==> flow/design.v <==
module reuleaux(input logic clk, input logic rst_n, input logic [2:0] colour,
                input logic [7:0] centre_x, input logic [6:0] centre_y, input logic [7:0] diameter,
                input logic start, output logic done,
                output logic [7:0] vga_x, output logic [6:0] vga_y,
                output logic [2:0] vga_colour, output logic vga_plot);
     logic [7:0] offset_y;
     logic load_offset_y;
     logic reset_offset_y;
     logic [7:0] offset_x;
     logic load_offset_x;
     logic reset_offset_x;
     logic signed [9:0] crit;
     logic load_crit_a;
     logic load_crit_b;
     logic reset_crit;
     logic [7:0] c_x3;                                       
     assign c_x3 = centre_x;
     logic [6:0] c_y3;                                       
     logic [50:0] c_y3_temp;
     assign c_y3_temp = (centre_y - ((diameter * 30'b100010011010011010101001111101) / 30'b111011100110101100101000000000));
    logic [50:0] c_y3_temp_2;
    assign c_y3_temp_2 = c_y3_temp[50] ? -c_y3_temp : c_y3_temp;
     assign c_y3 = c_y3_temp_2[6:0];
     logic [7:0] c_x1;                                       
     assign c_x1 = (centre_x + diameter/8'b00000010);
     logic [6:0] c_y1;                                       
     logic [50:0] c_y1_temp; 
     assign c_y1_temp = (centre_y + ((diameter * 30'b010001001101001101010100111110) / 30'b111011100110101100101000000000));
     assign c_y1 = c_y1_temp[6:0];
     logic [7:0] c_x2;                                       
     logic [50:0] c_x2_temp;
     logic [50:0] c_x2_temp_2;
     assign c_x2_temp = (centre_x - diameter/8'b00000010);
     assign c_x2_temp_2 = c_x2_temp[50] ? -c_x2_temp : c_x2_temp;
     assign c_x2 = c_x2_temp_2[7:0];
     logic [6:0] c_y2;                                       
     logic [50:0] c_y2_temp;
     assign c_y2_temp = (centre_y + ((diameter * 30'b010001001101001101010100111110) / 30'b111011100110101100101000000000));
     assign c_y2 = c_y2_temp[6:0];
     register_r_offset_y rroy(clk, start, offset_y, load_offset_y, reset_offset_y);
     register_r_offset_x rrox(clk, start, offset_x, load_offset_x, diameter, reset_offset_x);
     register_r_crit rrc(clk, start, crit, load_crit_a, load_crit_b, offset_y, offset_x, diameter, reset_crit);
     logic [5:0] state;
     statemachine_mooremachine_r smr(clk, start, offset_y, offset_x, crit, state);
     statemachine_combinational_r scr(state, offset_y, offset_x, colour,
                                       load_offset_y, load_offset_x, 
                                       load_crit_a, load_crit_b,
                                        vga_x, vga_y, vga_colour, vga_plot, done,
                                        c_x1, c_y1,
                                        c_x2, c_y2,
                                        c_x3, c_y3,
                                        reset_crit,
                                        reset_offset_x,
                                        reset_offset_y, c_y3_temp, c_x2_temp);
endmodule
module register_r_offset_y(input logic clk, input logic start,              
            output logic [7:0] offset_y, input logic load_offset_y, input logic reset_offset_y);
            always_ff @(posedge clk) begin
            if (start == 1'b0 || reset_offset_y == 1'b1)
                offset_y <= 8'b00000000;
            else if (load_offset_y == 1'b1)
                offset_y <= offset_y + 8'b00000001;
            else
                offset_y <= offset_y;
        end
endmodule
module register_r_offset_x(input logic clk, input logic start,              
            output logic [7:0] offset_x, input logic load_offset_x, input logic [7:0] diameter,
            input logic reset_offset_x);
            always_ff @(posedge clk) begin
            if (start == 1'b0 || reset_offset_x == 1'b1)
                offset_x <= diameter;
            else if (load_offset_x == 1'b1)
                offset_x <= offset_x - 8'b00000001;
            else
                offset_x <= offset_x;
        end
endmodule
module register_r_crit(input logic clk, 
                                input logic start, 
                                output logic [9:0] crit, 
                                input logic load_crit_a, 
                                input logic load_crit_b, 
                                input logic [7:0] offset_y, 
                                input logic [7:0] offset_x,
                                input logic [7:0] diameter,
                                input logic reset_crit);
          always_ff @(posedge clk) begin
            if (start == 1'b0 || reset_crit == 1'b1)
                crit <= (8'b00000001 - diameter);
            else if (load_crit_a == 1'b1)
                crit <= (crit + 8'b00000010 * offset_y + 1);
            else if (load_crit_b == 1'b1)
                crit <= (crit + 8'b00000010 * (offset_y - offset_x) + 8'b00000001);
            else
                crit <= crit;
        end        
endmodule
module statemachine_mooremachine_r(input logic clk, input logic start, 
                                   input logic [7:0] offset_y, input logic [7:0] offset_x, 
                                   input logic [9:0] crit, 
                                   output logic [5:0] state);
    logic [5:0] present_state;
    always @(posedge clk) begin
        if (start == 1'b0) begin  
            present_state = 6'b000000;
        end else begin
            case(present_state)
             6'b000000: present_state = 6'b000001;
             6'b000001: if (offset_y <= offset_x)
                            present_state = 6'b000010;
                            else
                            present_state = 6'b101100;
             6'b000010: present_state = 6'b000011;
             6'b000011: present_state = 6'b000100;
             6'b000100: present_state = 6'b000101;
             6'b000101: present_state = 6'b000110;
             6'b000110: present_state = 6'b000111;
             6'b000111: present_state = 6'b001000;
             6'b001000: present_state = 6'b001001;
             6'b001001: present_state = 6'b001010;
             6'b001010: present_state = 6'b001011;
             6'b001011: if (crit[9] == 1'b1)
                            present_state = 6'b001100;
                            else
                            present_state = 6'b001101;
             6'b001100: present_state = 6'b000001;
             6'b001101: present_state = 6'b001110;
             6'b001110: present_state = 6'b000001;
             6'b101100: present_state = 6'b001111;
             6'b001111: if (offset_y <= offset_x)
                            present_state = 6'b010000;
                            else
                            present_state = 6'b101101;
             6'b010000: present_state = 6'b010001;
             6'b010001: present_state = 6'b010010;
             6'b010010: present_state = 6'b010011;
             6'b010011: present_state = 6'b010100;
             6'b010100: present_state = 6'b010101;
             6'b010101: present_state = 6'b010110;
             6'b010110: present_state = 6'b010111;
             6'b010111: present_state = 6'b011000;
             6'b011000: present_state = 6'b011001;
             6'b011001: if (crit[9] == 1'b1)
                            present_state = 6'b011010;
                            else
                            present_state = 6'b011011;
             6'b011010: present_state = 6'b001111;
             6'b011011: present_state = 6'b011100;
             6'b011100: present_state = 6'b001111;
             6'b101101: present_state = 6'b011101;
             6'b011101: if (offset_y <= offset_x)
                            present_state = 6'b011110;
                            else
                            present_state = 6'b101011;
             6'b011110: present_state = 6'b011111;
             6'b011111: present_state = 6'b100000;
             6'b100000: present_state = 6'b100001;
             6'b100001: present_state = 6'b100010;
             6'b100010: present_state = 6'b100011;
             6'b100011: present_state = 6'b100100;
             6'b100100: present_state = 6'b100101;
             6'b100101: present_state = 6'b100110;
             6'b100110: present_state = 6'b100111;
             6'b100111: if (crit[9] == 1'b1)
                            present_state = 6'b101000;
                            else
                            present_state = 6'b101001;
             6'b101000: present_state = 6'b011101;
             6'b101001: present_state = 6'b101010;
             6'b101010: present_state = 6'b011101;
             6'b101011: present_state = 6'b101011;
            default: present_state = 4'bxxxx;
            endcase
        end
        state = present_state;
    end
endmodule
module statemachine_combinational_r(input logic [5:0] state, 
                                    input logic [7:0] offset_y, 
                                    input logic [7:0] offset_x,
                                    input logic [2:0] colour,
                                    output logic load_offset_y, 
                                    output logic load_offset_x, 
                                    output logic load_crit_a,
                                    output logic load_crit_b,
                                    output logic [7:0] vga_x, 
                                    output logic [6:0] vga_y, 
                                    output logic [2:0] vga_colour, 
                                    output logic vga_plot, 
                                    output logic done,
                                    input logic [7:0] c_x1, input logic [6:0] c_y1,
                                    input logic [7:0] c_x2, input logic [6:0] c_y2,
                                    input logic [7:0] c_x3, input logic [6:0] c_y3,
                                    output logic reset_crit,
                                    output logic reset_offset_x,
                                    output logic reset_offset_y,
                                    input logic [50:0] c_y3_temp,
                                    input logic [50:0] c_x2_temp);
     always @(state or offset_y or offset_x or c_x1 or c_y1 or 
                                               c_x2 or c_y2 or 
                                               c_x3 or c_y3 or colour or c_y3_temp or c_x2_temp) begin
        case(state)
        6'b000000: begin
                load_offset_y <=    1'b0;
                load_offset_x <=    1'b0;
                load_crit_a <=      1'b0;
                load_crit_b <=      1'b0;
                vga_x <=            8'b00000000;
                vga_y <=            7'b0000000;
                vga_colour <=       3'b000;
                vga_plot <=         1'b0;
                reset_crit <=       1'b0;
                reset_offset_x <=   1'b0;
                reset_offset_y <=   1'b0;
                done <= 1'b0;
            end
            6'b000001: begin
                load_offset_y <=    1'b0;
                load_offset_x <=    1'b0;
                load_crit_a <=      1'b0;
                load_crit_b <=      1'b0;
                vga_x <=            8'b00000000;
                vga_y <=            7'b0000000;
                vga_colour <=       3'b000;
                vga_plot <=         1'b0; 
                reset_crit <=       1'b0;
                reset_offset_x <=   1'b0;
                reset_offset_y <=   1'b0;
                done <= 1'b0;
            end
            6'b000010: begin
                load_offset_y <=    1'b0;
                load_offset_x <=    1'b0;
                load_crit_a <=      1'b0;
                load_crit_b <=      1'b0;
                if (c_y3_temp[50] == 1'b1) begin
                    vga_x <=            c_x3 + offset_x;
                    vga_y <=            c_y3 + offset_y - (2 * c_y3);
                    if ((c_x3 + offset_x) > 159 || (c_y3 + offset_y - (2 * c_y3)) > 119) begin
                        vga_colour <=       colour;
                        vga_plot <=         1'b0; 
                    end else if ((c_y3 + offset_y - (2 * c_y3)) <= c_y1 ) begin
                        vga_colour <=       colour;
                        vga_plot <=         1'b0; 
                    end
                    else begin
                        vga_colour <=       colour;
                        vga_plot <=         1'b1; 
                    end
                end else begin
                    vga_x <=            c_x3 + offset_x;
                    vga_y <=            c_y3 + offset_y;
                    if ((c_x3 + offset_x) > 159 || (c_y3 + offset_y) > 119) begin
                        vga_colour <=       colour;
                        vga_plot <=         1'b0; 
                    end else if ((c_y3 + offset_y) <= c_y1) begin
                        vga_colour <=       colour;
                        vga_plot <=         1'b0; 
                    end
                    else begin
                        vga_colour <=       colour;
                        vga_plot <=         1'b1; 
                    end
                end
                reset_crit <=       1'b0;
                reset_offset_x <=   1'b0;
                reset_offset_y <=   1'b0;
                done <= 1'b0;
            end
            6'b000011: begin
                load_offset_y <=    1'b0;
                load_offset_x <=    1'b0;
                load_crit_a <=      1'b0;
                load_crit_b <=      1'b0;
                if (c_y3_temp[50] == 1'b1) begin
                    vga_x <=            c_x3 + offset_y;
                    vga_y <=            c_y3 + offset_x[6:0] - (2 * c_y3);
                    if ((c_x3 + offset_y) > 159 || (c_y3 + offset_x - (2 * c_y3)) > 119) begin
                        vga_colour <=       colour;
                        vga_plot <=         1'b0; 
                    end else if ((c_y3 + offset_x - (2 * c_y3)) <= c_y1) begin
                        vga_colour <=       colour;
                        vga_plot <=         1'b0; 
                    end
                    else begin
                        vga_colour <=       colour;
                        vga_plot <=         1'b1; 
                    end
                end else begin
                    vga_x <=            c_x3 + offset_y;
                    vga_y <=            c_y3 + offset_x[6:0];
                    if ((c_x3 + offset_y) > 159 || (c_y3 + offset_x) > 119) begin
                        vga_colour <=       colour;
                        vga_plot <=         1'b0; 
                    end else if ((c_y3 + offset_x) <= c_y1) begin
                        vga_colour <=       colour;
                        vga_plot <=         1'b0; 
                    end
                    else begin
                        vga_colour <=       colour;
                        vga_plot <=         1'b1; 
                    end
                end
                reset_crit <=       1'b0;
                reset_offset_x <=   1'b0;
                reset_offset_y <=   1'b0;
                done <= 1'b0;
            end
            6'b000100: begin
                load_offset_y <=    1'b0;
                load_offset_x <=    1'b0;
                load_crit_a <=      1'b0;
                load_crit_b <=      1'b0;
                if (c_y3_temp[50] == 1'b1) begin
                    vga_x <=            c_x3 - offset_x;
                    vga_y <=            c_y3 + offset_y - (2 * c_y3);
                    if ((c_x3 - offset_x) > 159 || (c_y3 + offset_y - (2 * c_y3)) > 119) begin
                        vga_colour <=       colour;
                        vga_plot <=         1'b0; 
                    end else if ((c_y3 + offset_y - (2 * c_y3)) <= c_y1) begin
                        vga_colour <=       colour;
                        vga_plot <=         1'b0; 
                    end
                    else begin
                        vga_colour <=       colour;
                        vga_plot <=         1'b1; 
                    end 
                    end else begin
                    vga_x <=            c_x3 - offset_x;
                    vga_y <=            c_y3 + offset_y;
                    if ((c_x3 - offset_x) > 159 || (c_y3 + offset_y) > 119) begin
                        vga_colour <=       colour;
                        vga_plot <=         1'b0; 
                    end else if ((c_y3 + offset_y) <= c_y1) begin
                        vga_colour <=       colour;
                        vga_plot <=         1'b0; 
                    end
                    else begin
                        vga_colour <=       colour;
                        vga_plot <=         1'b1; 
                    end 
                end
                reset_crit <=       1'b0;
                reset_offset_x <=   1'b0;
                reset_offset_y <=   1'b0;
                done <= 1'b0;
            end
            6'b000101: begin
                load_offset_y <=    1'b0;
                load_offset_x <=    1'b0;
                load_crit_a <=      1'b0;
                load_crit_b <=      1'b0;
                if (c_y3_temp[50] == 1'b1) begin
                    vga_x <=            c_x3 - offset_y;
                    vga_y <=            c_y3 + offset_x[6:0] - (2 * c_y3);
                    if ((c_x3 - offset_y) > 159 || (c_y3 + offset_x - (2 * c_y3)) > 119) begin
                        vga_colour <=       colour;
                        vga_plot <=         1'b0; 
                    end else if ((c_y3 + offset_x - (2 * c_y3)) <= c_y1) begin
                        vga_colour <=       colour;
                        vga_plot <=         1'b0; 
                    end
                    else begin
                        vga_colour <=       colour;
                        vga_plot <=         1'b1; 
                end 
                end else begin
                    vga_x <=            c_x3 - offset_y;
                    vga_y <=            c_y3 + offset_x[6:0];
                    if ((c_x3 - offset_y) > 159 || (c_y3 + offset_x) > 119) begin
                        vga_colour <=       colour;
                        vga_plot <=         1'b0; 
                    end else if ((c_y3 + offset_x) <= c_y1) begin
                        vga_colour <=       colour;
                        vga_plot <=         1'b0; 
                    end
                    else begin
                        vga_colour <=       colour;
                        vga_plot <=         1'b1; 
                end 
                end
                reset_crit <=       1'b0;
                reset_offset_x <=   1'b0;
                reset_offset_y <=   1'b0;
                done <= 1'b0;
            end
            6'b000110: begin
                load_offset_y <=    1'b0;
                load_offset_x <=    1'b0;
                load_crit_a <=      1'b0;
                load_crit_b <=      1'b0; 
                if (c_y3_temp[50] == 1'b1) begin
                    vga_x <=            c_x3 - offset_x;
                    vga_y <=            c_y3 - offset_y - (2 * c_y3);
                    if ((c_x3 - offset_x) > 159 || (c_y3 - offset_y - (2 * c_y3)) > 119) begin
                        vga_colour <=       colour;
                        vga_plot <=         1'b0; 
                    end else if ((c_y3 - offset_y - (2 * c_y3)) <= c_y1) begin
                        vga_colour <=       colour;
                        vga_plot <=         1'b0; 
                    end
                    else begin
                        vga_colour <=       colour;
                    vga_plot <=         1'b1; 
                end
                end else begin
                    vga_x <=            c_x3 - offset_x;
                    vga_y <=            c_y3 - offset_y;
                    if ((c_x3 - offset_x) > 159 || (c_y3 - offset_y) > 119) begin
                        vga_colour <=       colour;
                        vga_plot <=         1'b0; 
                    end else if ((c_y3 - offset_y) <= c_y1) begin
                        vga_colour <=       colour;
                        vga_plot <=         1'b0; 
                    end
                    else begin
                        vga_colour <=       colour;
                    vga_plot <=         1'b1; 
                end
                end
                reset_crit <=       1'b0;
                reset_offset_x <=   1'b0;
                reset_offset_y <=   1'b0;
                done <= 1'b0;
            end
            6'b000111: begin
                load_offset_y <=    1'b0;
                load_offset_x <=    1'b0;
                load_crit_a <=      1'b0;
                load_crit_b <=      1'b0;
                if (c_y3_temp[50] == 1'b1) begin
                    vga_x <=            c_x3 - offset_y;
                    vga_y <=            c_y3 - offset_x[6:0] - (2 * c_y3);
                    if ((c_x3 - offset_y) > 159 || (c_y3 - offset_x - (2 * c_y3)) > 119) begin
                        vga_colour <=       colour;
                        vga_plot <=         1'b0; 
                    end else if ((c_y3 - offset_x - (2 * c_y3)) <= c_y1) begin
                        vga_colour <=       colour;
                        vga_plot <=         1'b0; 
                    end
                    else begin
                        vga_colour <=       colour;
                        vga_plot <=         1'b1; 
                end
                end else begin
                    vga_x <=            c_x3 - offset_y;
                    vga_y <=            c_y3 - offset_x[6:0];
                    if ((c_x3 - offset_y) > 159 || (c_y3 - offset_x) > 119) begin
                        vga_colour <=       colour;
                        vga_plot <=         1'b0; 
                    end else if ((c_y3 - offset_x) <= c_y1) begin
                        vga_colour <=       colour;
                        vga_plot <=         1'b0; 
                    end
                    else begin
                        vga_colour <=       colour;
                        vga_plot <=         1'b1; 
                end
                end
                reset_crit <=       1'b0;
                reset_offset_x <=   1'b0;
                reset_offset_y <=   1'b0;
                done <= 1'b0;
            end
            6'b001000: begin
                load_offset_y <=    1'b0;
                load_offset_x <=    1'b0;
                load_crit_a <=      1'b0;
                load_crit_b <=      1'b0;
                if (c_y3_temp[50] == 1'b1) begin
                    vga_x <=            c_x3 + offset_x;
                    vga_y <=            c_y3 - offset_y - (2 * c_y3);
                    if ((c_x3 + offset_x) > 159 || (c_y3 - offset_y - (2 * c_y3)) > 119) begin
                        vga_colour <=       colour;
                        vga_plot <=         1'b0; 
                    end else if ((c_y3 - offset_y - (2 * c_y3)) <= c_y1) begin
                        vga_colour <=       colour;
                        vga_plot <=         1'b0; 
                    end
                    else begin
                        vga_colour <=       colour;
                        vga_plot <=         1'b1; 
                    end
                end else begin
                    vga_x <=            c_x3 + offset_x;
                    vga_y <=            c_y3 - offset_y;
                    if ((c_x3 + offset_x) > 159 || (c_y3 - offset_y) > 119) begin
                        vga_colour <=       colour;
                        vga_plot <=         1'b0; 
                    end else if ((c_y3 - offset_y) <= c_y1) begin
                        vga_colour <=       colour;
                        vga_plot <=         1'b0; 
                    end
                    else begin
                        vga_colour <=       colour;
                        vga_plot <=         1'b1; 
                    end
                end
                reset_crit <=       1'b0;
                reset_offset_x <=   1'b0;
                reset_offset_y <=   1'b0;
                done <= 1'b0;
            end
            6'b001001: begin
                load_offset_y <=    1'b0;
                load_offset_x <=    1'b0;
                load_crit_a <=      1'b0;
                load_crit_b <=      1'b0;
                if (c_y3_temp[50] == 1'b1) begin
                    vga_x <=            c_x3 + offset_y;
                    vga_y <=            c_y3 - offset_x[6:0] - (2 * c_y3);
                    if ((c_x3 + offset_y) > 159 || (c_y3 - offset_x - (2 * c_y3)) > 119) begin
                        vga_colour <=       colour;
                        vga_plot <=         1'b0; 
                    end else if ((c_y3 - offset_x - (2 * c_y3)) <= c_y1) begin
                        vga_colour <=       colour;
                        vga_plot <=         1'b0; 
                    end
                    else begin
                        vga_colour <=       colour;
                        vga_plot <=         1'b1; 
                    end  
                end else begin
                    vga_x <=            c_x3 + offset_y;
                    vga_y <=            c_y3 - offset_x[6:0];
                    if ((c_x3 + offset_y) > 159 || (c_y3 - offset_x) > 119) begin
                        vga_colour <=       colour;
                        vga_plot <=         1'b0; 
                    end else if ((c_y3 - offset_x) <= c_y1) begin
                        vga_colour <=       colour;
                        vga_plot <=         1'b0; 
                    end
                    else begin
                        vga_colour <=       colour;
                        vga_plot <=         1'b1; 
                    end 
                end
                reset_crit <=       1'b0;
                reset_offset_x <=   1'b0;
                reset_offset_y <=   1'b0;
                done <= 1'b0;
            end
            6'b001010: begin
                load_offset_y <=    1'b1;
                load_offset_x <=    1'b0;
                load_crit_a <=      1'b0;
                load_crit_b <=      1'b0;
                vga_x <=            8'b00000000;
                vga_y <=            7'b0000000;
                vga_colour <=       3'b000;
                vga_plot <=         1'b0; 
                reset_crit <=       1'b0;
                reset_offset_x <=   1'b0;
                reset_offset_y <=   1'b0;
                done <= 1'b0;
            end
            6'b001011: begin
                load_offset_y <=    1'b0;
                load_offset_x <=    1'b0;
                load_crit_a <=      1'b0;
                load_crit_b <=      1'b0;
                vga_x <=            8'b00000000;
                vga_y <=            7'b0000000;
                vga_colour <=       3'b000;
                vga_plot <=         1'b0; 
                reset_crit <=       1'b0;
                reset_offset_x <=   1'b0;
                reset_offset_y <=   1'b0;
                done <= 1'b0;
            end
            6'b001100: begin
                load_offset_y <=    1'b0;
                load_offset_x <=    1'b0;
                load_crit_a <=      1'b1;
                load_crit_b <=      1'b0;
                vga_x <=            8'b00000000;
                vga_y <=            7'b0000000;
                vga_colour <=       3'b000;
                vga_plot <=         1'b0; 
                reset_crit <=       1'b0;
                reset_offset_x <=   1'b0;
                reset_offset_y <=   1'b0;
                done <= 1'b0;
            end
            6'b001101: begin
                load_offset_y <=    1'b0;
                load_offset_x <=    1'b1;
                load_crit_a <=      1'b0;
                load_crit_b <=      1'b0;
                vga_x <=            8'b00000000;
                vga_y <=            7'b0000000;
                vga_colour <=       3'b000;
                vga_plot <=         1'b0; 
                reset_crit <=       1'b0;
                reset_offset_x <=   1'b0;
                reset_offset_y <=   1'b0;
                done <= 1'b0;
            end
            6'b001110: begin
                load_offset_y <=    1'b0;
                load_offset_x <=    1'b0;
                load_crit_a <=      1'b0;
                load_crit_b <=      1'b1;
                vga_x <=            8'b00000000;
                vga_y <=            7'b0000000;
                vga_colour <=       3'b000;
                vga_plot <=         1'b0; 
                reset_crit <=       1'b0;
                reset_offset_x <=   1'b0;
                reset_offset_y <=   1'b0;
                done <= 1'b0;
            end
            6'b101100: begin
                load_offset_y <=    1'b0;
                load_offset_x <=    1'b0;
                load_crit_a <=      1'b0;
                load_crit_b <=      1'b0;
                vga_x <=            8'b00000000;
                vga_y <=            7'b0000000;
                vga_colour <=       3'b000;
                vga_plot <=         1'b0; 
                reset_crit <=       1'b1;
                reset_offset_x <=   1'b1;
                reset_offset_y <=   1'b1;
                done <= 1'b0;
            end
            6'b001111: begin
                load_offset_y <=    1'b0;
                load_offset_x <=    1'b0;
                load_crit_a <=      1'b0;
                load_crit_b <=      1'b0;
                vga_x <=            8'b00000000;
                vga_y <=            7'b0000000;
                vga_colour <=       3'b000;
                vga_plot <=         1'b0; 
                reset_crit <=       1'b0;
                reset_offset_x <=   1'b0;
                reset_offset_y <=   1'b0;
                done <= 1'b0;
            end
            6'b010000: begin
                load_offset_y <=    1'b0;
                load_offset_x <=    1'b0;
                load_crit_a <=      1'b0;
                load_crit_b <=      1'b0;
                vga_x <=            c_x1 + offset_x;
                vga_y <=            c_y1 + offset_y;
                if ((c_x1 + offset_x) > 159 || (c_y1 + offset_y) > 119) begin
                    vga_colour <=       colour;
                    vga_plot <=         1'b0; 
                end else if ((c_x1 + offset_x) > c_x3) begin
                    vga_colour <=       colour;
                    vga_plot <=         1'b0; 
                end else if ((c_y1 + offset_y) > c_y1) begin
                    vga_colour <=       colour;
                    vga_plot <=         1'b0; 
                end
                else begin
                    vga_colour <=       colour;
                    vga_plot <=         1'b1; 
                end
                reset_crit <=       1'b0;
                reset_offset_x <=   1'b0;
                reset_offset_y <=   1'b0;
                done <= 1'b0;
            end
            6'b010001: begin
                load_offset_y <=    1'b0;
                load_offset_x <=    1'b0;
                load_crit_a <=      1'b0;
                load_crit_b <=      1'b0;
                vga_x <=            c_x1 + offset_y;
                vga_y <=            c_y1 + offset_x;
                if ((c_x1 + offset_y) > 159 || (c_y1 + offset_x) > 119) begin
                    vga_colour <=       colour;
                    vga_plot <=         1'b0; 
                end else if ((c_x1 + offset_y) > c_x3) begin
                    vga_colour <=       colour;
                    vga_plot <=         1'b0; 
                end else if ((c_y1 + offset_x) > c_y1) begin
                    vga_colour <=       colour;
                    vga_plot <=         1'b0; 
                end
                else begin
                    vga_colour <=       colour;
                    vga_plot <=         1'b1; 
                end
                reset_crit <=       1'b0;
                reset_offset_x <=   1'b0;
                reset_offset_y <=   1'b0;
                done <= 1'b0;
            end
            6'b010010: begin
                load_offset_y <=    1'b0;
                load_offset_x <=    1'b0;
                load_crit_a <=      1'b0;
                load_crit_b <=      1'b0;
                vga_x <=            c_x1 - offset_x;
                vga_y <=            c_y1 + offset_y;
                if ((c_x1 - offset_x) > 159 || (c_y1 + offset_y) > 119) begin
                    vga_colour <=       colour;
                    vga_plot <=         1'b0; 
                end else if ((c_x1 - offset_x) > c_x3) begin
                    vga_colour <=       colour;
                    vga_plot <=         1'b0; 
                end else if ((c_y1 + offset_y) > c_y1) begin
                    vga_colour <=       colour;
                    vga_plot <=         1'b0; 
                end
                else begin
                    vga_colour <=       colour;
                    vga_plot <=         1'b1; 
                end 
                reset_crit <=       1'b0;
                reset_offset_x <=   1'b0;
                reset_offset_y <=   1'b0;
                done <= 1'b0;
            end
            6'b010011: begin
                load_offset_y <=    1'b0;
                load_offset_x <=    1'b0;
                load_crit_a <=      1'b0;
                load_crit_b <=      1'b0;
                vga_x <=            c_x1 - offset_y;
                vga_y <=            c_y1 + offset_x;
                if ((c_x1 - offset_y) > 159 || (c_y1 + offset_x) > 119) begin
                    vga_colour <=       colour;
                    vga_plot <=         1'b0; 
                end else if ((c_x1 - offset_y) > c_x3) begin
                    vga_colour <=       colour;
                    vga_plot <=         1'b0; 
                end else if ((c_y1 + offset_x) > c_y1) begin
                    vga_colour <=       colour;
                    vga_plot <=         1'b0; 
                end
                else begin
                    vga_colour <=       colour;
                    vga_plot <=         1'b1; 
                end 
                reset_crit <=       1'b0;
                reset_offset_x <=   1'b0;
                reset_offset_y <=   1'b0;
                done <= 1'b0;
            end
            6'b010100: begin
                load_offset_y <=    1'b0;
                load_offset_x <=    1'b0;
                load_crit_a <=      1'b0;
                load_crit_b <=      1'b0;
                vga_x <=            c_x1 - offset_x;
                vga_y <=            c_y1 - offset_y;
                if ((c_x1 - offset_x) > 159 || (c_y1 - offset_y) > 119) begin
                    vga_colour <=       colour;
                    vga_plot <=         1'b0; 
                end else if ((c_x1 - offset_x) > c_x3) begin
                    vga_colour <=       colour;
                    vga_plot <=         1'b0; 
                end else if ((c_y1 - offset_y) > c_y1) begin
                    vga_colour <=       colour;
                    vga_plot <=         1'b0; 
                end
                else begin
                    vga_colour <=       colour;
                    vga_plot <=         1'b1; 
                end 
                reset_crit <=       1'b0;
                reset_offset_x <=   1'b0;
                reset_offset_y <=   1'b0;
                done <= 1'b0;
            end
            6'b010101: begin
                load_offset_y <=    1'b0;
                load_offset_x <=    1'b0;
                load_crit_a <=      1'b0;
                load_crit_b <=      1'b0;
                vga_x <=            c_x1 - offset_y;
                vga_y <=            c_y1 - offset_x;
                if ((c_x1 - offset_y) > 159 || (c_y1 - offset_x) > 119) begin
                    vga_colour <=       colour;
                    vga_plot <=         1'b0; 
                end else if ((c_x1 - offset_y) > c_x3) begin
                    vga_colour <=       colour;
                    vga_plot <=         1'b0; 
                end else if ((c_y1 - offset_x) > c_y1) begin
                    vga_colour <=       colour;
                    vga_plot <=         1'b0; 
                end
                else begin
                    vga_colour <=       colour;
                    vga_plot <=         1'b1; 
                end
                reset_crit <=       1'b0;
                reset_offset_x <=   1'b0;
                reset_offset_y <=   1'b0;
                done <= 1'b0;
            end
            6'b010110: begin
                load_offset_y <=    1'b0;
                load_offset_x <=    1'b0;
                load_crit_a <=      1'b0;
                load_crit_b <=      1'b0;
                vga_x <=            c_x1 + offset_x;
                vga_y <=            c_y1 - offset_y;
                if ((c_x1 + offset_x) > 159 || (c_y1 - offset_y) > 119) begin
                    vga_colour <=       colour;
                    vga_plot <=         1'b0; 
                end else if ((c_x1 + offset_x) > c_x3) begin
                    vga_colour <=       colour;
                    vga_plot <=         1'b0; 
                end else if ((c_y1 - offset_y) > c_y1) begin
                    vga_colour <=       colour;
                    vga_plot <=         1'b0; 
                end
                else begin
                    vga_colour <=       colour;
                    vga_plot <=         1'b1; 
                end
                reset_crit <=       1'b0;
                reset_offset_x <=   1'b0;
                reset_offset_y <=   1'b0;
                done <= 1'b0;
            end
            6'b010111: begin
                load_offset_y <=    1'b0;
                load_offset_x <=    1'b0;
                load_crit_a <=      1'b0;
                load_crit_b <=      1'b0;
                vga_x <=            c_x1 + offset_y;
                vga_y <=            c_y1 - offset_x;
                if ((c_x1 + offset_y) > 159 || (c_y1 - offset_x) > 119) begin
                    vga_colour <=       colour;
                    vga_plot <=         1'b0; 
                end else if ((c_x1 + offset_y) > c_x3) begin
                    vga_colour <=       colour;
                    vga_plot <=         1'b0; 
                end else if ((c_y1 - offset_x) > c_y1) begin
                    vga_colour <=       colour;
                    vga_plot <=         1'b0; 
                end
                else begin
                    vga_colour <=       colour;
                    vga_plot <=         1'b1; 
                end 
                reset_crit <=       1'b0;
                reset_offset_x <=   1'b0;
                reset_offset_y <=   1'b0;
                done <= 1'b0;
            end
            6'b011000: begin
                load_offset_y <=    1'b1;
                load_offset_x <=    1'b0;
                load_crit_a <=      1'b0;
                load_crit_b <=      1'b0;
                vga_x <=            8'b00000000;
                vga_y <=            7'b0000000;
                vga_colour <=       3'b000;
                vga_plot <=         1'b0; 
                reset_crit <=       1'b0;
                reset_offset_x <=   1'b0;
                reset_offset_y <=   1'b0;
                done <= 1'b0;
            end
            6'b011001: begin
                load_offset_y <=    1'b0;
                load_offset_x <=    1'b0;
                load_crit_a <=      1'b0;
                load_crit_b <=      1'b0;
                vga_x <=            8'b00000000;
                vga_y <=            7'b0000000;
                vga_colour <=       3'b000;
                vga_plot <=         1'b0; 
                reset_crit <=       1'b0;
                reset_offset_x <=   1'b0;
                reset_offset_y <=   1'b0;
                done <= 1'b0;
            end
            6'b011010: begin
                load_offset_y <=    1'b0;
                load_offset_x <=    1'b0;
                load_crit_a <=      1'b1;
                load_crit_b <=      1'b0;
                vga_x <=            8'b00000000;
                vga_y <=            7'b0000000;
                vga_colour <=       3'b000;
                vga_plot <=         1'b0; 
                reset_crit <=       1'b0;
                reset_offset_x <=   1'b0;
                reset_offset_y <=   1'b0;
                done <= 1'b0;
            end
            6'b011011: begin
                load_offset_y <=    1'b0;
                load_offset_x <=    1'b1;
                load_crit_a <=      1'b0;
                load_crit_b <=      1'b0;
                vga_x <=            8'b00000000;
                vga_y <=            7'b0000000;
                vga_colour <=       3'b000;
                vga_plot <=         1'b0; 
                reset_crit <=       1'b0;
                reset_offset_x <=   1'b0;
                reset_offset_y <=   1'b0;
                done <= 1'b0;
            end
            6'b011100: begin
                load_offset_y <=    1'b0;
                load_offset_x <=    1'b0;
                load_crit_a <=      1'b0;
                load_crit_b <=      1'b1;
                vga_x <=            8'b00000000;
                vga_y <=            7'b0000000;
                vga_colour <=       3'b000;
                vga_plot <=         1'b0; 
                reset_crit <=       1'b0;
                reset_offset_x <=   1'b0;
                reset_offset_y <=   1'b0;
                done <= 1'b0;
            end
            6'b101101: begin
                load_offset_y <=    1'b0;
                load_offset_x <=    1'b0;
                load_crit_a <=      1'b0;
                load_crit_b <=      1'b0;
                vga_x <=            8'b00000000;
                vga_y <=            7'b0000000;
                vga_colour <=       3'b000;
                vga_plot <=         1'b0; 
                reset_crit <=       1'b1;
                reset_offset_x <=   1'b1;
                reset_offset_y <=   1'b1;
                done <= 1'b0;
            end
            6'b011101: begin
                load_offset_y <=    1'b0;
                load_offset_x <=    1'b0;
                load_crit_a <=      1'b0;
                load_crit_b <=      1'b0;
                vga_x <=            8'b00000000;
                vga_y <=            7'b0000000;
                vga_colour <=       3'b000;
                vga_plot <=         1'b0; 
                reset_crit <=       1'b0;
                reset_offset_x <=   1'b0;
                reset_offset_y <=   1'b0;
                done <= 1'b0;
            end
            6'b011110: begin
                load_offset_y <=    1'b0;
                load_offset_x <=    1'b0;
                load_crit_a <=      1'b0;
                load_crit_b <=      1'b0;
                if (c_x2_temp[50] == 1'b1) begin
                    vga_x <=            c_x2 + offset_x - (2 * c_x2);
                    vga_y <=            c_y2 + offset_y;
                    if ((c_x2 + offset_x - (2 * c_x2)) > 159 || (c_y2 + offset_y) > 119) begin
                        vga_colour <=       colour;
                        vga_plot <=         1'b0; 
                    end else if ((c_x2 + offset_x - (2 * c_x2)) < c_x3) begin
                        vga_colour <=       colour;
                        vga_plot <=         1'b0; 
                    end else if ((c_y2 + offset_y) > c_y1) begin
                        vga_colour <=       colour;
                        vga_plot <=         1'b0; 
                    end
                    else begin
                        vga_colour <=       colour;
                        vga_plot <=         1'b1; 
                    end
                end else begin
                    vga_x <=            c_x2 + offset_x;
                    vga_y <=            c_y2 + offset_y;
                    if ((c_x2 + offset_x) > 159 || (c_y2 + offset_y) > 119) begin
                        vga_colour <=       colour;
                        vga_plot <=         1'b0; 
                    end else if ((c_x2 + offset_x) < c_x3) begin
                        vga_colour <=       colour;
                        vga_plot <=         1'b0; 
                    end else if ((c_y2 + offset_y) > c_y1) begin
                        vga_colour <=       colour;
                        vga_plot <=         1'b0; 
                    end
                    else begin
                        vga_colour <=       colour;
                        vga_plot <=         1'b1; 
                    end
                end
                reset_crit <=       1'b0;
                reset_offset_x <=   1'b0;
                reset_offset_y <=   1'b0;
                done <= 1'b0;
            end
            6'b011111: begin
                load_offset_y <=    1'b0;
                load_offset_x <=    1'b0;
                load_crit_a <=      1'b0;
                load_crit_b <=      1'b0;
                if (c_x2_temp[50] == 1'b1) begin
                    vga_x <=            c_x2 + offset_y - (2 * c_x2);
                    vga_y <=            c_y2 + offset_x;
                    if ((c_x2 + offset_y - (2 * c_x2)) > 159 || (c_y2 + offset_x) > 119) begin
                        vga_colour <=       colour;
                        vga_plot <=         1'b0; 
                    end else if ((c_x2 + offset_y - (2 * c_x2)) < c_x3) begin
                        vga_colour <=       colour;
                        vga_plot <=         1'b0; 
                    end else if ((c_y2 + offset_x) > c_y1) begin
                        vga_colour <=       colour;
                        vga_plot <=         1'b0; 
                    end
                    else begin
                        vga_colour <=       colour;
                        vga_plot <=         1'b1; 
                    end
                end else begin
                    vga_x <=            c_x2 + offset_y;
                    vga_y <=            c_y2 + offset_x;
                    if ((c_x2 + offset_y) > 159 || (c_y2 + offset_x) > 119) begin
                        vga_colour <=       colour;
                        vga_plot <=         1'b0; 
                    end else if ((c_x2 + offset_y) < c_x3) begin
                        vga_colour <=       colour;
                        vga_plot <=         1'b0; 
                    end else if ((c_y2 + offset_x) > c_y1) begin
                        vga_colour <=       colour;
                        vga_plot <=         1'b0; 
                    end
                    else begin
                        vga_colour <=       colour;
                        vga_plot <=         1'b1; 
                    end
                end
                reset_crit <=       1'b0;
                reset_offset_x <=   1'b0;
                reset_offset_y <=   1'b0;
                done <= 1'b0;
            end
            6'b100000: begin
                load_offset_y <=    1'b0;
                load_offset_x <=    1'b0;
                load_crit_a <=      1'b0;
                load_crit_b <=      1'b0;
                if (c_x2_temp[50] == 1'b1) begin
                    vga_x <=            c_x2 - offset_x - (2 * c_x2);
                    vga_y <=            c_y2 + offset_y;
                    if ((c_x2 - offset_x - (2 * c_x2)) > 159 || (c_y2 + offset_y) > 119) begin
                        vga_colour <=       colour;
                        vga_plot <=         1'b0; 
                    end else if ((c_x2 - offset_x - (2 * c_x2)) < c_x3) begin
                        vga_colour <=       colour;
                        vga_plot <=         1'b0; 
                    end else if ((c_y2 + offset_y) > c_y1) begin
                        vga_colour <=       colour;
                        vga_plot <=         1'b0; 
                    end
                    else begin
                        vga_colour <=       colour;
                        vga_plot <=         1'b1; 
                    end 
                end else begin
                    vga_x <=            c_x2 - offset_x;
                    vga_y <=            c_y2 + offset_y;
                    if ((c_x2 - offset_x) > 159 || (c_y2 + offset_y) > 119) begin
                        vga_colour <=       colour;
                        vga_plot <=         1'b0; 
                    end else if ((c_x2 - offset_x) < c_x3) begin
                        vga_colour <=       colour;
                        vga_plot <=         1'b0; 
                    end else if ((c_y2 + offset_y) > c_y1) begin
                        vga_colour <=       colour;
                        vga_plot <=         1'b0; 
                    end
                    else begin
                        vga_colour <=       colour;
                        vga_plot <=         1'b1; 
                    end 
                end
                reset_crit <=       1'b0;
                reset_offset_x <=   1'b0;
                reset_offset_y <=   1'b0;
                done <= 1'b0;
            end
            6'b100001: begin
                load_offset_y <=    1'b0;
                load_offset_x <=    1'b0;
                load_crit_a <=      1'b0;
                load_crit_b <=      1'b0;
                if (c_x2_temp[50] == 1'b1) begin
                    vga_x <=            c_x2 - offset_y - (2 * c_x2);
                    vga_y <=            c_y2 + offset_x;
                    if ((c_x2 - offset_y - (2 * c_x2)) > 159 || (c_y2 + offset_x) > 119) begin
                        vga_colour <=       colour;
                        vga_plot <=         1'b0; 
                    end else if ((c_x2 - offset_y - (2 * c_x2)) < c_x3) begin
                        vga_colour <=       colour;
                        vga_plot <=         1'b0; 
                    end else if ((c_y2 + offset_x) > c_y1) begin
                        vga_colour <=       colour;
                        vga_plot <=         1'b0; 
                    end
                    else begin
                        vga_colour <=       colour;
                        vga_plot <=         1'b1; 
                    end
                end else begin
                    vga_x <=            c_x2 - offset_y;
                    vga_y <=            c_y2 + offset_x;
                    if ((c_x2 - offset_y) > 159 || (c_y2 + offset_x) > 119) begin
                        vga_colour <=       colour;
                        vga_plot <=         1'b0; 
                    end else if ((c_x2 - offset_y) < c_x3) begin
                        vga_colour <=       colour;
                        vga_plot <=         1'b0; 
                    end else if ((c_y2 + offset_x) > c_y1) begin
                        vga_colour <=       colour;
                        vga_plot <=         1'b0; 
                    end
                    else begin
                        vga_colour <=       colour;
                        vga_plot <=         1'b1; 
                    end 
                end
                reset_crit <=       1'b0;
                reset_offset_x <=   1'b0;
                reset_offset_y <=   1'b0;
                done <= 1'b0;
            end
            6'b100010: begin
                load_offset_y <=    1'b0;
                load_offset_x <=    1'b0;
                load_crit_a <=      1'b0;
                load_crit_b <=      1'b0;
                if (c_x2_temp[50] == 1'b1) begin
                    vga_x <=            c_x2 - offset_x - (2 * c_x2);
                    vga_y <=            c_y2 - offset_y;
                    if ((c_x2 - offset_x - (2 * c_x2)) > 159 || (c_y2 - offset_y) > 119) begin
                        vga_colour <=       colour;
                        vga_plot <=         1'b0; 
                    end else if ((c_x2 - offset_x - (2 * c_x2)) < c_x3) begin
                        vga_colour <=       colour;
                        vga_plot <=         1'b0; 
                    end else if ((c_y2 - offset_y) > c_y1) begin
                        vga_colour <=       colour;
                        vga_plot <=         1'b0; 
                    end
                    else begin
                        vga_colour <=       colour;
                        vga_plot <=         1'b1; 
                    end 
                end else begin
                    vga_x <=            c_x2 - offset_x;
                    vga_y <=            c_y2 - offset_y;
                    if ((c_x2 - offset_x) > 159 || (c_y2 - offset_y) > 119) begin
                        vga_colour <=       colour;
                        vga_plot <=         1'b0; 
                    end else if ((c_x2 - offset_x) < c_x3) begin
                        vga_colour <=       colour;
                        vga_plot <=         1'b0; 
                    end else if ((c_y2 - offset_y) > c_y1) begin
                        vga_colour <=       colour;
                        vga_plot <=         1'b0; 
                    end
                    else begin
                        vga_colour <=       colour;
                        vga_plot <=         1'b1; 
                    end 
                end
                reset_crit <=       1'b0;
                reset_offset_x <=   1'b0;
                reset_offset_y <=   1'b0;
                done <= 1'b0;
            end
            6'b100011: begin
                load_offset_y <=    1'b0;
                load_offset_x <=    1'b0;
                load_crit_a <=      1'b0;
                load_crit_b <=      1'b0;
                if (c_x2_temp[50] == 1'b1) begin
                    vga_x <=            c_x2 - offset_y - (2 * c_x2);
                    vga_y <=            c_y2 - offset_x;
                    if ((c_x2 - offset_y - (2 * c_x2)) > 159 || (c_y2 - offset_x) > 119) begin
                        vga_colour <=       colour;
                        vga_plot <=         1'b0; 
                    end else if ((c_x2 - offset_y - (2 * c_x2)) < c_x3) begin
                        vga_colour <=       colour;
                        vga_plot <=         1'b0; 
                    end else if ((c_y2 - offset_x) > c_y1) begin
                        vga_colour <=       colour;
                        vga_plot <=         1'b0; 
                    end
                    else begin
                        vga_colour <=       colour;
                        vga_plot <=         1'b1; 
                    end
                end else begin
                    vga_x <=            c_x2 - offset_y;
                    vga_y <=            c_y2 - offset_x;
                    if ((c_x2 - offset_y) > 159 || (c_y2 - offset_x) > 119) begin
                        vga_colour <=       colour;
                        vga_plot <=         1'b0; 
                    end else if ((c_x2 - offset_y) < c_x3) begin
                        vga_colour <=       colour;
                        vga_plot <=         1'b0; 
                    end else if ((c_y2 - offset_x) > c_y1) begin
                        vga_colour <=       colour;
                        vga_plot <=         1'b0; 
                    end
                    else begin
                        vga_colour <=       colour;
                        vga_plot <=         1'b1; 
                    end
                end
                reset_crit <=       1'b0;
                reset_offset_x <=   1'b0;
                reset_offset_y <=   1'b0;
                done <= 1'b0;
            end
            6'b100100: begin
                load_offset_y <=    1'b0;
                load_offset_x <=    1'b0;
                load_crit_a <=      1'b0;
                load_crit_b <=      1'b0;
                if (c_x2_temp[50] == 1'b1) begin
                    vga_x <=            c_x2 + offset_x - (2 * c_x2);
                    vga_y <=            c_y2 - offset_y;
                    if ((c_x2 + offset_x - (2 * c_x2)) > 159 || (c_y2 - offset_y) > 119) begin
                        vga_colour <=       colour;
                        vga_plot <=         1'b0; 
                    end else if ((c_x2 + offset_x - (2 * c_x2)) < c_x3) begin
                        vga_colour <=       colour;
                        vga_plot <=         1'b0; 
                    end else if ((c_y2 - offset_y) > c_y1) begin
                        vga_colour <=       colour;
                        vga_plot <=         1'b0; 
                    end
                    else begin
                        vga_colour <=       colour;
                        vga_plot <=         1'b1; 
                    end
                end else begin
                    vga_x <=            c_x2 + offset_x;
                    vga_y <=            c_y2 - offset_y;
                    if ((c_x2 + offset_x) > 159 || (c_y2 - offset_y) > 119) begin
                        vga_colour <=       colour;
                        vga_plot <=         1'b0; 
                    end else if ((c_x2 + offset_x) < c_x3) begin
                        vga_colour <=       colour;
                        vga_plot <=         1'b0; 
                    end else if ((c_y2 - offset_y) > c_y1) begin
                        vga_colour <=       colour;
                        vga_plot <=         1'b0; 
                    end
                    else begin
                        vga_colour <=       colour;
                        vga_plot <=         1'b1; 
                    end
                end
                reset_crit <=       1'b0;
                reset_offset_x <=   1'b0;
                reset_offset_y <=   1'b0;
                done <= 1'b0;
            end
            6'b100101: begin
                load_offset_y <=    1'b0;
                load_offset_x <=    1'b0;
                load_crit_a <=      1'b0;
                load_crit_b <=      1'b0;
                if (c_x2_temp[50] == 1'b1) begin
                    vga_x <=            c_x2 + offset_y - (2 * c_x2);
                    vga_y <=            c_y2 - offset_x;
                    if ((c_x2 + offset_y - (2 * c_x2)) > 159 || (c_y2 - offset_x) > 119) begin
                        vga_colour <=       colour;
                        vga_plot <=         1'b0; 
                    end else if ((c_x2 + offset_y - (2 * c_x2)) < c_x3) begin
                        vga_colour <=       colour;
                        vga_plot <=         1'b0; 
                    end else if ((c_y2 - offset_x) > c_y1) begin
                        vga_colour <=       colour;
                        vga_plot <=         1'b0; 
                    end
                    else begin
                        vga_colour <=       colour;
                        vga_plot <=         1'b1; 
                    end 
                end else begin
                    vga_x <=            c_x2 + offset_y;
                    vga_y <=            c_y2 - offset_x;
                    if ((c_x2 + offset_y) > 159 || (c_y2 - offset_x) > 119) begin
                        vga_colour <=       colour;
                        vga_plot <=         1'b0; 
                    end else if ((c_x2 + offset_y) < c_x3) begin
                        vga_colour <=       colour;
                        vga_plot <=         1'b0; 
                    end else if ((c_y2 - offset_x) > c_y1) begin
                        vga_colour <=       colour;
                        vga_plot <=         1'b0; 
                    end
                    else begin
                        vga_colour <=       colour;
                        vga_plot <=         1'b1; 
                    end 
                end
                reset_crit <=       1'b0;
                reset_offset_x <=   1'b0;
                reset_offset_y <=   1'b0;
                done <= 1'b0;
            end
            6'b100110: begin
                load_offset_y <=    1'b1;
                load_offset_x <=    1'b0;
                load_crit_a <=      1'b0;
                load_crit_b <=      1'b0;
                vga_x <=            8'b00000000;
                vga_y <=            7'b0000000;
                vga_colour <=       3'b000;
                vga_plot <=         1'b0; 
                reset_crit <=       1'b0;
                reset_offset_x <=   1'b0;
                reset_offset_y <=   1'b0;
                done <= 1'b0;
            end
            6'b100111: begin
                load_offset_y <=    1'b0;
                load_offset_x <=    1'b0;
                load_crit_a <=      1'b0;
                load_crit_b <=      1'b0;
                vga_x <=            8'b00000000;
                vga_y <=            7'b0000000;
                vga_colour <=       3'b000;
                vga_plot <=         1'b0; 
                reset_crit <=       1'b0;
                reset_offset_x <=   1'b0;
                reset_offset_y <=   1'b0;
                done <= 1'b0;
            end
            6'b101000: begin
                load_offset_y <=    1'b0;
                load_offset_x <=    1'b0;
                load_crit_a <=      1'b1;
                load_crit_b <=      1'b0;
                vga_x <=            8'b00000000;
                vga_y <=            7'b0000000;
                vga_colour <=       3'b000;
                vga_plot <=         1'b0; 
                reset_crit <=       1'b0;
                reset_offset_x <=   1'b0;
                reset_offset_y <=   1'b0;
                done <= 1'b0;
            end
            6'b101001: begin
                load_offset_y <=    1'b0;
                load_offset_x <=    1'b1;
                load_crit_a <=      1'b0;
                load_crit_b <=      1'b0;
                vga_x <=            8'b00000000;
                vga_y <=            7'b0000000;
                vga_colour <=       3'b000;
                vga_plot <=         1'b0; 
                reset_crit <=       1'b0;
                reset_offset_x <=   1'b0;
                reset_offset_y <=   1'b0;
                done <= 1'b0;
            end
            6'b101010: begin
                load_offset_y <=    1'b0;
                load_offset_x <=    1'b0;
                load_crit_a <=      1'b0;
                load_crit_b <=      1'b1;
                vga_x <=            8'b00000000;
                vga_y <=            7'b0000000;
                vga_colour <=       3'b000;
                vga_plot <=         1'b0; 
                reset_crit <=       1'b0;
                reset_offset_x <=   1'b0;
                reset_offset_y <=   1'b0;
                done <= 1'b0;
            end
            6'b101011: begin
                load_offset_y <=    1'b0;
                load_offset_x <=    1'b0;
                load_crit_a <=      1'b0;
                load_crit_b <=      1'b0;
                vga_x <=            8'b00000000;
                vga_y <=            7'b0000000;
                vga_colour <=       3'b000;
                vga_plot <=         1'b0; 
                reset_crit <=       1'b0;
                reset_offset_x <=   1'b0;
                reset_offset_y <=   1'b0;
                done <= 1'b1;
            end
            default: begin
                load_offset_y <=    1'bx;
                load_offset_x <=    1'bx;
                load_crit_a <=      1'bx;
                load_crit_b <=      1'bx;
                vga_x <=            8'bxxxxxxxx;
                vga_y <=            7'bxxxxxxx;
                vga_colour <=       3'bxxx;
                vga_plot <=         1'bx; 
                reset_crit <=       1'bx;
                reset_offset_x <=   1'bx;
                reset_offset_y <=   1'bx;
                done <= 1'bx;
            end
        endcase
    end
endmodule
**From RTL to reports: reuleaux**

What the tools print for reuleaux, step after step.
Lines are those of the file above, counted from 1.
Library cell names are shortened.
A cell with - has no value.

- Top: reuleaux
- Clock input: clk
- Standard-cell library: sky130hd
- Corner: tt_025C_1v80

**After elaboration**

Counts by Yosys on the flattened word-level netlist (proc, flatten, opt, wreduce; memories kept). Register bits leave out memories and registers merged into their read ports (data or address). Print and check cells are left out.

- Multipliers: 2
- Shift-type cells: 0
- Bitwise gates (word level): 1
- Reduce/logical cells: 80
- Mux-type cells: 124
- Add/subtract/negate cells: 68
- Equal/unequal tests: 45
- Divide/modulo/power cells: 2
- Magnitude comparators: 53

Operators by type and width:

| cell | count |
|---|---|
| divider 51 x 30 -> 51 bit (second input constant) | 2 |
| > comparator 32 x 8 -> 1 bit (second input constant) | 16 |
| > comparator 32 x 7 -> 1 bit (second input constant) | 10 |
| multiplier 8 x 30 -> 38 bit (second input constant) | 1 |
| multiplier 8 x 28 -> 36 bit (second input constant) | 1 |
| case mux 6 bit (select 40 bit) | 1 |
| OR reduction 43 bit | 4 |
| <= comparator 32 x 7 -> 1 bit | 4 |
| less-than comparator 32 x 8 -> 1 bit | 4 |
| subtractor 32 x 9 -> 32 bit | 4 |
| case mux 8 bit (select 13 bit) | 1 |
| == test 6 x 5 -> 1 bit (second input constant) | 16 |
| two-way mux 1 bit | 95 |
| == test 6 bit (second input constant) | 14 |
| subtractor 32 x 8 -> 32 bit | 2 |
| subtractor 8 x 8 -> 9 bit | 7 |
| case mux 7 bit (select 9 bit) | 1 |
| two-way mux 8 bit | 7 |
| adder 8 x 8 -> 9 bit | 6 |
| subtractor 7 x 51 -> 51 bit | 1 |
| == test 6 x 4 -> 1 bit (second input constant) | 8 |
| adder 8 bit | 6 |
| subtractor 8 bit | 6 |
| OR reduction 45 bit | 1 |
| OR reduction 44 bit | 1 |
| logical OR 1 bit | 41 |
| adder 7 x 8 -> 9 bit | 4 |
| subtractor 7 x 8 -> 9 bit | 4 |

Other operator kinds: 39; their cells: 107.

- Flip-flop bits (word level): 32
- Word width x clocked read ports: 0
- Memory bits (writable): 0
- Memory cells: 0
- Latch bits: 0
- Bits in read-only memories: 0
- Elaborated cells: 379

**Logic depth**

Depth = most cells in a row (Yosys ltp): at word level without a register or memory, in the mapped netlist without a sequential cell, where the memories' decode and read muxes count.

- Depth in word-level cells: 12
- ABC_AREA: 0
- Gate-level depth with buffers: 102
- Gate-level depth less buffers: 91

**After synthesis**

Yosys stat after the flow's synthesis: flattened, memories mapped to cells. It holds for the ABC_AREA given above (unset counts as 0); a run with the other value may have another netlist.
The area totals of this step are shown rounded.

- Buffers: 154
- Flip-flop cells: 32
- Area of sequential cells: 821 µm²
- Cell count: 4946
- Mapped area: 35600 µm²

Cells by type:

| cell type | count | total area (µm²) |
|---|---|---|
| ha_1 | 590 | 7382.08 |
| xnor2_1 | 311 | 2.72E+03 |
| a21oi_1 | 423 | 2117.03 |
| fa_1 | 100 | 2001.92 |
| nor2_1 | 516 | 1.94E+03 |
| xor2_1 | 178 | 1.56E+03 |
| o21ai_0 | 300 | 1501.44 |
| inv_1 | 339 | 1272.47 |
| nand2_1 | 320 | 1.2E+03 |
| a21o_1 | 142 | 1.07E+03 |
| nand3_1 | 121 | 605.581 |
| nand2b_1 | 91 | 569.296 |
| edfxtp_1 | 18 | 540.518 |
| nor3_1 | 105 | 525.504 |
| nor2b_1 | 80 | 500.48 |
| o21bai_1 | 61 | 457.939 |
| nand4_1 | 73 | 456.688 |
| mux2i_1 | 40 | 400.384 |

Not listed: further types 116, cells in them 1138.
The figures by module come from a second, unflattened synthesis with its own total; it is not the netlist above.

- Cell total of the unflattened synthesis: 6127
- Area (unflattened synthesis): 44000 µm²

Each row is one instance without its submodules.

By module:

| module | area (µm²) | times used | cells |
|---|---|---|---|
| reuleaux | 21300 | 1 | 3139 |
| statemachine_combinational_r | 19400 | 1 | 2584 |
| register_r_crit | 1630 | 1 | 193 |
| statemachine_mooremachine_r | 861 | 1 | 128 |
| register_r_offset_x | 459 | 1 | 45 |
| register_r_offset_y | 339 | 1 | 38 |

**Timing after synthesis**

OpenSTA on the mapped netlist: ideal clock, no wires. The path of least setup slack (recovery checks aside). Input and output delay are each 20% of the period. Register names are those of the netlist, which keeps one name where synthesis merged equal registers.

- Path kind: in2out
- Start: in diameter[5]
- End: out vga_plot
- Arrival time: 28.508 ns
- Delay of the path: 20.508 ns
- External output delay: 8.000 ns
- Slack: 3.492 ns
- Period: 40.0 ns
- Driving pins on the path: 87
- Input delay: 8.000 ns
- Launch time at the first pin: 8.000 ns
- Path buffers: 5
- Required time: 32.000 ns
- Synthesis period reached: 36.508 ns

"delay of the path" = arrival - input delay + setup time.
A path that ends at an output port has no setup time.
"driving pins on the path": output pins that drive a net of the path, with the launching flip-flop's if there is one; two outputs of one cell count as two.
"synthesis period reached" = period - worst setup slack (recovery checks aside). The figure is calculated, with input and output delays left at 20% of the set period.
Between the ends stands the longest chain of elaborated cells between them, by number of cells; it is not shown to be the way that was timed. Of several equally long chains one is given.
A line is the first line of the expression or statement that the cell stems from. Yosys adds cells for indexed reads and writes and turns some case tables into memories.

- Cell sequence: fa_1 -> xor2_1 -> ha_1 -> fa_1 -> inv_1 -> fa_1 -> inv_1 -> ha_1 -> buf_2 -> a21o_1 -> a2111o_1 -> a21oi_2 -> xnor2_1 -> o211ai_2 -> a211o_2 -> a22o_2 -> buf_6 -> o21ai_4 -> [... 51 more ...] -> nand2b_1 -> xor2_1 -> ha_1 -> a21oi_1 -> o21ai_0 -> a21o_1 -> a21o_1 -> or3_1 -> ha_1 -> or4_1 -> nor4_1 -> o2111ai_1 -> a41oi_1 -> nand4_1 -> or3_1 -> a21oi_1 -> nor4_1 -> nand3_1
- Cells in the longest elaborated chain: 12
- Elaborated cells between the ends (all ways): 233

RTL lines, path post-synthesis:

| item | RTL line | RTL |
|---|---|---|
| start: declaration | 2 | `input logic [7:0] centre_x, input logic [6:0] centre_y, input logic [7:0] diameter,` |
| multiplier 8 x 30 -> 38 bit | 20 | `assign c_y3_temp = (centre_y - ((diameter * 30'b100010011010011010101001111101) / 30'b111011100110101100101000 ...` |
| divider 51 x 30 -> 51 bit | 20 |  |
| subtractor 7 x 51 -> 51 bit | 20 |  |
| negator 7 bit | 22 | `assign c_y3_temp_2 = c_y3_temp[50] ? -c_y3_temp : c_y3_temp;` |
| two-way mux 7 bit | 22 |  |
| subtractor 7 x 8 -> 9 bit | 516 | `end else if ((c_y3 - offset_x - (2 * c_y3)) <= c_y1) begin` |
| subtractor 32 x 8 -> 32 bit | 516 |  |
| <= comparator 32 x 7 -> 1 bit | 516 |  |
| two-way mux 1 bit | 516 |  |
| two-way mux 1 bit | 513 | `if ((c_x3 + offset_y) > 159 \|\| (c_y3 - offset_x - (2 * c_y3)) > 119) begin` |
| two-way mux 1 bit | 510 | `if (c_y3_temp[50] == 1'b1) begin` |
| case mux 1 bit (select 25 bit) | 203 | `case(state)` |
| end: declaration | 5 | `output logic [2:0] vga_colour, output logic vga_plot);` |

**Path in the finished layout**

Path of least setup slack in the final report of job 1 (OpenROAD, finished layout, wires in). Where an end is a register, its clock arrival counts in the times.

- Path kind: in2out
- Start: in diameter[6]
- End: out vga_plot
- Driving pins on the path: 96
- Launch time at the first pin: 6.14 ns
- Path buffers: 15
- External output delay: 6.14 ns
- Period: 30.7 ns
- Required time: 24.56 ns
- Slack: -1.35 ns
- Input delay: 6.14 ns
- Arrival time: 25.91 ns

Between the ends stands the longest chain of elaborated cells between them, by number of cells; it is not shown to be the way that was timed. Of several equally long chains one is given.

- Cell sequence: buf_6 -> buf_8 -> fa_2 -> xor2_2 -> ha_1 -> inv_2 -> fa_1 -> xor2_1 -> ha_1 -> ha_4 -> a21oi_4 -> buf_6 -> a21bo_2 -> and3_1 -> nor3_1 -> buf_4 -> o22a_1 -> a211o_4 -> [... 60 more ...] -> inv_1 -> o21ai_0 -> a21oi_4 -> o21ai_2 -> a21o_1 -> a21o_1 -> or3_1 -> ha_1 -> or4_4 -> nor4_4 -> o2111ai_1 -> a41oi_1 -> nand4_1 -> or3_1 -> a21oi_1 -> nor4_1 -> nand3_1 -> buf_2
- Cells in the longest elaborated chain: 12
- Elaborated cells between the ends (all ways): 233

RTL lines, path after layout:

| item | RTL line | RTL |
|---|---|---|
| start: declaration | 2 | `input logic [7:0] centre_x, input logic [6:0] centre_y, input logic [7:0] diameter,` |
| multiplier 8 x 30 -> 38 bit | 20 | `assign c_y3_temp = (centre_y - ((diameter * 30'b100010011010011010101001111101) / 30'b111011100110101100101000 ...` |
| divider 51 x 30 -> 51 bit | 20 |  |
| subtractor 7 x 51 -> 51 bit | 20 |  |
| negator 7 bit | 22 | `assign c_y3_temp_2 = c_y3_temp[50] ? -c_y3_temp : c_y3_temp;` |
| two-way mux 7 bit | 22 |  |
| subtractor 7 x 8 -> 9 bit | 516 | `end else if ((c_y3 - offset_x - (2 * c_y3)) <= c_y1) begin` |
| subtractor 32 x 8 -> 32 bit | 516 |  |
| <= comparator 32 x 7 -> 1 bit | 516 |  |
| two-way mux 1 bit | 516 |  |
| two-way mux 1 bit | 513 | `if ((c_x3 + offset_y) > 159 \|\| (c_y3 - offset_x - (2 * c_y3)) > 119) begin` |
| two-way mux 1 bit | 510 | `if (c_y3_temp[50] == 1'b1) begin` |
| case mux 1 bit (select 25 bit) | 203 | `case(state)` |
| end: declaration | 5 | `output logic [2:0] vga_colour, output logic vga_plot);` |

## Implementation results

Record of 3 stored runs of the RTL-to-layout flow on reuleaux, platform sky130hd. The runs are unordered. Constraints: input delay and output delay 20% of the set period each, output load 0.01 pF.
By "period reached" is meant the clock period of the run minus its worst setup slack. This is arithmetic on one report: input and output delays are still those of the set period (20% each).
"time on the worst setup path" means the part of the period allowed to the worst setup path (the constraints hold back 20% at inputs and 20% at outputs) less its slack; where the path has registers, the arrival times of their clocks count too.
Results are given in rounded form.

### Job 1

==> flow/run.sh <==
#!/bin/bash
# the make line also repeats the synthesis and layout settings of config.mk as NAME=value (left out here)
make -C /OpenROAD-flow-scripts/flow DESIGN_CONFIG=/design/flow/config.mk WORK_HOME=/design/flow/orfs CLKGATE_MAP_FILE= finish
==> flow/config.mk <==
export PLATFORM = sky130hd
export DESIGN_NAME = reuleaux
export DESIGN_NICKNAME = reuleaux
export VERILOG_FILES = /design/flow/design.v
export SDC_FILE = /design/flow/constraint.sdc
export NUM_CORES = 4
export LEC_CHECK = 0
export ABC_AREA = 0
export CAP_MARGIN = 15
export CELL_PAD_IN_SITES_GLOBAL_PLACEMENT = 3
export CORE_ASPECT_RATIO = 1.11
export CORE_MARGIN = 2
export CORE_UTILIZATION = 29
export CTS_CLUSTER_SIZE = 98
export GPL_ROUTABILITY_DRIVEN = 1
export GPL_TIMING_DRIVEN = 1
export PLACE_DENSITY_LB_ADDON = 0.19
export SETUP_SLACK_MARGIN = 5.0
export SLEW_MARGIN = 0
==> flow/constraint.sdc <==
create_clock -name core_clock -period 30.7 [get_ports {clk}]
set_input_delay 6.1400 -clock core_clock [delete_from_list [all_inputs] [get_ports {clk}]]
set_output_delay 6.1400 -clock core_clock [all_outputs]
set_load 0.01 [all_outputs]

Results of job 1:
- Post-route setup TNS: -1.65 ns
- Utilization after routing: 0.422
- Lowest hold slack: 0.741 ns
- Standard-cell area after routing: 51400 µm²
- Worst setup slack after layout: -1.35 ns
- Die size: 126000 µm²
- Period reached: 32.045 ns
- Time on the worst setup path: 19.77 ns
- Type of the worst setup path: in2out
- Yosys chip area after synthesis: 35600 µm²

### Job 2

==> flow/run.sh <==
#!/bin/bash
# the make line also repeats the synthesis and layout settings of config.mk as NAME=value (left out here)
make -C /OpenROAD-flow-scripts/flow DESIGN_CONFIG=/design/flow/config.mk WORK_HOME=/design/flow/orfs CLKGATE_MAP_FILE= finish
==> flow/config.mk <==
export PLATFORM = sky130hd
export DESIGN_NAME = reuleaux
export DESIGN_NICKNAME = reuleaux
export VERILOG_FILES = /design/flow/design.v
export SDC_FILE = /design/flow/constraint.sdc
export NUM_CORES = 4
export LEC_CHECK = 0
export CAP_MARGIN = 20
export CORE_MARGIN = 2
export CORE_UTILIZATION = 35
export SLEW_MARGIN = 20
==> flow/constraint.sdc <==
create_clock -name core_clock -period 39.2 [get_ports {clk}]
set_input_delay 7.8400 -clock core_clock [delete_from_list [all_inputs] [get_ports {clk}]]
set_output_delay 7.8400 -clock core_clock [all_outputs]
set_load 0.01 [all_outputs]

Results of job 2:
- Post-route setup TNS: 0.000 ns
- Utilization after routing: 0.384
- Lowest hold slack: 0.758 ns
- Standard-cell area after routing: 39000 µm²
- Worst setup slack after layout: 1.22 ns
- Die size: 104000 µm²
- Period reached: 37.982 ns
- Time on the worst setup path: 22.30 ns
- Type of the worst setup path: in2out
- Yosys chip area after synthesis: 35600 µm²

### Job 3

==> flow/run.sh <==
#!/bin/bash
# the make line also repeats the synthesis and layout settings of config.mk as NAME=value (left out here)
make -C /OpenROAD-flow-scripts/flow DESIGN_CONFIG=/design/flow/config.mk WORK_HOME=/design/flow/orfs CLKGATE_MAP_FILE= finish
==> flow/config.mk <==
export PLATFORM = sky130hd
export DESIGN_NAME = reuleaux
export DESIGN_NICKNAME = reuleaux
export VERILOG_FILES = /design/flow/design.v
export SDC_FILE = /design/flow/constraint.sdc
export NUM_CORES = 4
export LEC_CHECK = 0
export CAP_MARGIN = 5
export CELL_PAD_IN_SITES_GLOBAL_PLACEMENT = 3
export CORE_MARGIN = 8
export CORE_UTILIZATION = 26
export CTS_CLUSTER_DIAMETER = 133
export CTS_CLUSTER_SIZE = 91
export GPL_ROUTABILITY_DRIVEN = 0
export GPL_TIMING_DRIVEN = 0
export HOLD_SLACK_MARGIN = 0.15
export MIN_ROUTING_LAYER = met1
export PLACE_DENSITY = 0.76
export SETUP_SLACK_MARGIN = 4.76
export SLEW_MARGIN = 20
export TNS_END_PERCENT = 15
==> flow/constraint.sdc <==
create_clock -name core_clock -period 26.9 [get_ports {clk}]
set_input_delay 5.3800 -clock core_clock [delete_from_list [all_inputs] [get_ports {clk}]]
set_output_delay 5.3800 -clock core_clock [all_outputs]
set_load 0.01 [all_outputs]

Results of job 3:
- Post-route setup TNS: -21.4 ns
- Utilization after routing: 0.314
- Lowest hold slack: 0.836 ns
- Standard-cell area after routing: 43000 µm²
- Worst setup slack after layout: -4.24 ns
- Die size: 149000 µm²
- Period reached: 31.142 ns
- Time on the worst setup path: 20.38 ns
- Type of the worst setup path: in2out
- Yosys chip area after synthesis: 35600 µm²
